==> flow/design.v <==
module CORDIC_COS_SIN #(
    parameter DATA_WIDTH = 16,
    parameter PHASE_WIDTH = 32,
    parameter STAGE = 16
) (
    input clk,
    input rst,
    input en,
    input mode,      
    input signed [DATA_WIDTH-1:0] x0,
    input signed [DATA_WIDTH-1:0] y0,
    input signed [PHASE_WIDTH-1:0] phase,    
    output valid,
    output [DATA_WIDTH:0] cos,
    output [DATA_WIDTH:0] sin
);
parameter K = 32'd39797;     
parameter [PHASE_WIDTH*STAGE-1:0] atan = {32'd128, 32'd256, 32'd448, 32'd896, 32'd1856, 32'd3648, 32'd7360, 32'd14656, 32'd29312,
                                         32'd58688, 32'd117312, 32'd234368, 32'd466944, 32'd919872, 32'd1740992, 32'd2949120};
integer i, j;
wire [1:0] quadrant;
assign quadrant = phase[PHASE_WIDTH-1:PHASE_WIDTH-2];
reg signed [DATA_WIDTH:0] x_pre;
reg signed [DATA_WIDTH:0] y_pre;
reg signed [PHASE_WIDTH-1:0] z_pre;
reg signed [DATA_WIDTH:0] x [0:STAGE-1];
reg signed [DATA_WIDTH:0] y [0:STAGE-1];
reg signed [PHASE_WIDTH-1:0] z [0:STAGE-1];
reg signed [DATA_WIDTH:0] x_shift [0:STAGE-1]; 
reg signed [DATA_WIDTH:0] y_shift [0:STAGE-1];
reg [STAGE-1:0] sign;
always @(*) begin
    for(i=0; i<STAGE; i=i+1)begin
        x_shift[i] = x[i] >>> i;
        y_shift[i] = y[i] >>> i;
        sign[i] = z[i][PHASE_WIDTH-1];
    end
end
wire [DATA_WIDTH:0] x0_pos, x0_neg;
wire [DATA_WIDTH:0] y0_pos, y0_neg;
assign x0_pos = (x0 == 0) ? 0 : {1'b0, x0};
assign x0_neg = (x0 == 0) ? 0 : {1'b1, (~x0)+16'b1};
assign y0_pos = (y0 == 0) ? 0 : {1'b0, y0};
assign y0_neg = (y0 == 0) ? 0 : {1'b1, (~y0)+16'b1};
always @(posedge clk or posedge rst) begin
    if(rst)begin
        x_pre <= 0;
        y_pre <= 0;
        z_pre <= 0;
    end
    else begin
        if(en)begin
            case (quadrant)
                0:begin
                    x_pre <= x0_pos;
                    y_pre <= y0_pos;
                    z_pre <= phase;
                end
                1:begin
                    x_pre <= y0_neg;
                    y_pre <= x0_pos;
                    z_pre <= {2'b00, phase[29:0]};
                end
                2:begin
                    x_pre <= y0_pos;
                    y_pre <= x0_neg;
                    z_pre <= {2'b11, phase[29:0]};
                end
                3:begin
                    x_pre <= x0_pos;
                    y_pre <= y0_pos;
                    z_pre <= phase;
                end
            endcase
        end
        else begin
            x_pre <= 0;
            y_pre <= 0;
            z_pre <= 0;
        end
    end
end
always @(posedge clk or posedge rst) begin
    if(rst)begin
        for(i=0; i<STAGE; i=i+1)begin
            x[i] <= 0;
            y[i] <= 0;
            z[i] <= 0;
        end
    end
    else begin
        x[0] <= x_pre;
        y[0] <= y_pre;
        z[0] <= z_pre;
        for(i=0; i<STAGE-1; i=i+1)begin    
            x[i+1] <= sign[i] ? x[i]+y_shift[i] : x[i]-y_shift[i];
            y[i+1] <= sign[i] ? y[i]-x_shift[i] : y[i]+x_shift[i];
            z[i+1] <= sign[i] ? z[i]+atan[32*(i+1)-1 -: 32] : z[i]-atan[32*(i+1)-1 -: 32];
        end
    end
end
assign cos = x[STAGE-1];
assign sin = y[STAGE-1];
assign valid = en_dly[STAGE];
reg [4:0] cnt;
always @(posedge clk or posedge rst) begin
    if(rst)begin
        cnt <= 0;
    end
    else begin
        if(cnt == 0)begin
            if(en)begin
                cnt <= cnt + 1;
            end
        end
        else begin
            cnt <= (cnt == 16) ? 0 : cnt+1;
        end
    end
end
reg [STAGE:0] en_dly;
always @(posedge clk or posedge rst) begin
    if(rst)begin
        en_dly <= 0;
    end
    else begin
        en_dly[0] <= en;
        for(i=0; i<STAGE; i=i+1)begin
            en_dly[i+1] <= en_dly[i];
        end
    end
end
endmodule
Tool chain data of CORDIC_COS_SIN --
What the tools print for CORDIC_COS_SIN, step after step. Line numbers count from 1 in the design file above. Operators: Yosys type, input widths -> output width; for muxes data width and select width s. Library cell names are shortened. Not given: --
Set-up: top module CORDIC_COS_SIN, clock clk, standard-cell library sky130hd, timing corner tt_025C_1v80

After elaboration --
Source: Yosys, flattened and elaborated. Widths are those after wreduce; folded enables and synchronous resets count as part of the registers. Registers that Yosys merges into a memory's read port (data or address) are not register bits. Print and check cells do not count. Equal cells are merged and count once.
Cells by class: add/sub/neg operators 89, eq/ne operators 3, muxes and demuxes 54, bitwise logic cells 2, reductions and logical operators 4
Operators by type and width (count):
- $mux 17 | 34
- $mux 32 | 15
- $pmux 17 s3 | 2
- $pmux 32 s3 | 1
- $add 17x10->17 | 2
- $sub 17x10->17 | 2
- $add 17x11->17 | 2
- $sub 17x11->17 | 2
- $add 17x12->17 | 2
- $sub 17x12->17 | 2
- $add 17x13->17 | 2
- $sub 17x13->17 | 2
- $add 17x14->17 | 2
- $sub 17x14->17 | 2
- $add 17x15->17 | 2
- $sub 17x15->17 | 2
- $add 17x16->17 | 2
- $sub 17x16->17 | 2
- $sub 17x17->17 | 2
- $add 17x3->17 | 2
- $sub 17x3->17 | 2
- $add 17x4->17 | 2
- $sub 17x4->17 | 2
- $add 17x5->17 | 2
- $sub 17x5->17 | 2
- $add 17x6->17 | 2
- $sub 17x6->17 | 2
- $add 17x7->17 | 2
Other operator kinds: 42; their cells: 52.
Bit counts: flip-flop bits (word level) 1107, input bits 68, output and inout port bits 35, word-level cells 203

Depth --
Longest topological path by Yosys (ltp), each cell counted once; first at word level (registers and memories cut), then after technology mapping (sequential cells cut; the memories' decode and read muxes count).
Logic depth: word-level depth 5, ABC_AREA 0, mapped depth 16

Netlist --
The flow's flattened synthesis, as Yosys stat reports it; memories are mapped. The netlist is that of the ABC_AREA named above (0 if unset); the other value can give another one.
Mapped netlist: standard cells after synthesis 7208, synthesis area 67911.4 um^2, area of sequential cells 24598.6 um^2, mapped flip-flops 983, buffer cells 88
Cells by type:
- dfrtp_1 | count 983, total area 2.46E+04 um^2
- ha_1 | count 882, total area 1.1E+04 um^2
- xnor2_1 | count 578, total area 5.06E+03 um^2
- a21oi_1 | count 674, total area 3.37E+03 um^2
- xor2_1 | count 273, total area 2.39E+03 um^2
- nor2_1 | count 554, total area 2.08E+03 um^2
- o21ai_0 | count 395, total area 1.98E+03 um^2
- inv_1 | count 452, total area 1.7E+03 um^2
- nand2_1 | count 422, total area 1.58E+03 um^2
- a21o_1 | count 198, total area 1.49E+03 um^2
- nor3_1 | count 201, total area 1.01E+03 um^2
- fa_1 | count 44, total area 880.845 um^2
- nand3_1 | count 162, total area 810.778 um^2
- a211oi_1 | count 99, total area 743.213 um^2
- nor2b_1 | count 108, total area 675.648 um^2
- and3_1 | count 100, total area 625.6 um^2
- o21bai_1 | count 81, total area 608.083 um^2
- and2_1 | count 92, total area 575.552 um^2
Other cell types: 64; their cells: 910.

Worst setup path after synthesis --
Source: OpenSTA report_checks on the synthesized netlist (no wires, ideal clock, input and output delay 20% of the period each), path of least setup slack; recovery checks are left aside. Register names are those of the netlist, which keeps one name where synthesis merged equal registers.
Timing after synthesis: path kind flip-flop to flip-flop, from register z[11][31], to register z[12][30], period 5.0 ns, setup time 0.067 ns, arrival time 3.978 ns, data required time 4.933 ns, slack 0.954 ns, path delay 4.045 ns, stages 14, buffers on the path 2, synthesis period reached 4.046 ns
"path delay" is the arrival time less input delay plus setup time. "stages" counts driving pins, that of a launching flip-flop among them; a cell with two outputs on the path counts twice. "synthesis period reached" = period - worst setup slack (recovery checks aside). The figure is calculated, with input and output delays left at 20% of the set period. Between the ends stands the longest chain of elaborated cells between them, by number of cells; it is not shown to be the way that was timed. Of several equally long chains one is given. Each line given opens the expression or statement behind the cell; cells for indexed reads and writes are added by Yosys, which also makes memories of some case tables.
On the way, after synthesis: cell sequence dfrtp_1 -> clkbuf_1 -> inv_1 -> clkbuf_1 -> fa_1 -> a211oi_1 -> nor2_1 -> o41a_1 -> a221oi_2 -> o311ai_1 -> o41ai_1 -> o21ai_0 -> a2111oi_0 -> a311o_1, length of the longest elaborated chain 1, elaborated cells between the ends (all ways) 1, source lines of those cells 1
RTL lines, path after synthesis:
- start, declared | RTL line 28 | reg signed [PHASE_WIDTH-1:0] z [0:STAGE-1];
- start, assigned | RTL line 88 | z[i] <= 0;
- start, assigned | RTL line 98 | z[i+1] <= sign[i] ? z[i]+atan[32*(i+1)-1 -: 32] : z[i]-atan[32*(i+1)-1 -: 32];
- $mux 32 | RTL line 98
- end, assigned | RTL line 88
- end, assigned | RTL line 98
- end, declared | RTL line 28

Worst path after layout --
Path of least setup slack in the final report of job 1 (OpenROAD, finished layout, wires in). Where an end is a register, its clock arrival counts in the times.
Timing post-layout: path kind flip-flop to flip-flop, from register x[14][14], to register y[15][15], period 5.0 ns, setup time 0.12 ns, arrival time 4.86 ns, data required time 5.59 ns, slack 0.73 ns, stages 14, buffers on the path 0
Between the ends stands the longest chain of elaborated cells between them, by number of cells; it is not shown to be the way that was timed. Of several equally long chains one is given.
On the way, post-layout: cell sequence dfrtp_1 -> inv_1 -> ha_1 -> mux2i_1 -> ha_1 -> nor2b_1 -> o21ai_0 -> a21boi_0 -> o211ai_1 -> a21oi_1 -> a2111oi_0 -> nor3_1 -> o21ai_0 -> or3b_2, length of the longest elaborated chain 2, elaborated cells between the ends (all ways) 3, source lines of those cells 1
RTL lines, path post-layout:
- start, declared | RTL line 26 | reg signed [DATA_WIDTH:0] x [0:STAGE-1];
- start, assigned | RTL line 86 | x[i] <= 0;
- start, assigned | RTL line 96 | x[i+1] <= sign[i] ? x[i]+y_shift[i] : x[i]-y_shift[i];
- $add 17x3->17 | RTL line 97 | y[i+1] <= sign[i] ? y[i]-x_shift[i] : y[i]+x_shift[i];
- $mux 17 | RTL line 97
- end, assigned | RTL line 87 | y[i] <= 0;
- end, assigned | RTL line 97
- end, declared | RTL line 27 | reg signed [DATA_WIDTH:0] y [0:STAGE-1];

Wiki page: CORDIC_COS_SIN / flow data

Top module CORDIC_COS_SIN; platform sky130hd; tools Yosys and OpenROAD; 3 stored runs in no particular order. Input and output delays are each 20% of the period that was set; the output load is 0.01 pF.
"achieved period" = clock period - worst setup slack. The figure is calculated, with input and output delays left at 20% of the set period.
"critical setup path time" is the time allowed to the run's worst setup path (the clock period less input and output delay, where it has them) less its slack. Clock arrival times count: a late capture clock shortens it, a late launch clock lengthens it.

* Job 1 | settings: CAP_MARGIN 25; CORE_ASPECT_RATIO 0.63; period_ns 5.0; CORE_MARGIN 2; CORE_UTILIZATION 40; SLEW_MARGIN 20 | results: cell area after synthesis 67911.4 um^2; achieved period 4.271 ns; critical setup path time 4.27 ns; critical path type flip-flop to flip-flop; full die area 173178.0 um^2; setup slack of the worst path 0.729 ns; total negative slack on setup checks 0.000 ns; worst hold slack after layout 0.342 ns; final utilization 44.9 %; standard-cell area of the final layout 75372.3 um^2
* Job 2 | settings: CORE_UTILIZATION 40; SETUP_SLACK_MARGIN 0.52; period_ns 4.17; CAP_MARGIN 20; CORE_MARGIN 2; SLEW_MARGIN 20 | results: cell area after synthesis 67911.4 um^2; achieved period 3.536 ns; critical setup path time 3.54 ns; critical path type flip-flop to flip-flop; full die area 173089.0 um^2; setup slack of the worst path 0.634 ns; total negative slack on setup checks 0.000 ns; worst hold slack after layout 0.342 ns; final utilization 45.5 %; standard-cell area of the final layout 76890.0 um^2
* Job 3 | settings: CAP_MARGIN 25; CELL_PAD_IN_SITES_GLOBAL_PLACEMENT 2; CORE_ASPECT_RATIO 1.42; CORE_MARGIN 9; SLEW_MARGIN 0; TNS_END_PERCENT 50; period_ns 2.89; CORE_UTILIZATION 40 | results: cell area after synthesis 67911.4 um^2; achieved period 3.265 ns; critical setup path time 3.26 ns; critical path type flip-flop to flip-flop; full die area 185163.0 um^2; setup slack of the worst path -0.375 ns; total negative slack on setup checks -11.877 ns; worst hold slack after layout 0.330 ns; final utilization 60.5 %; standard-cell area of the final layout 101680.0 um^2
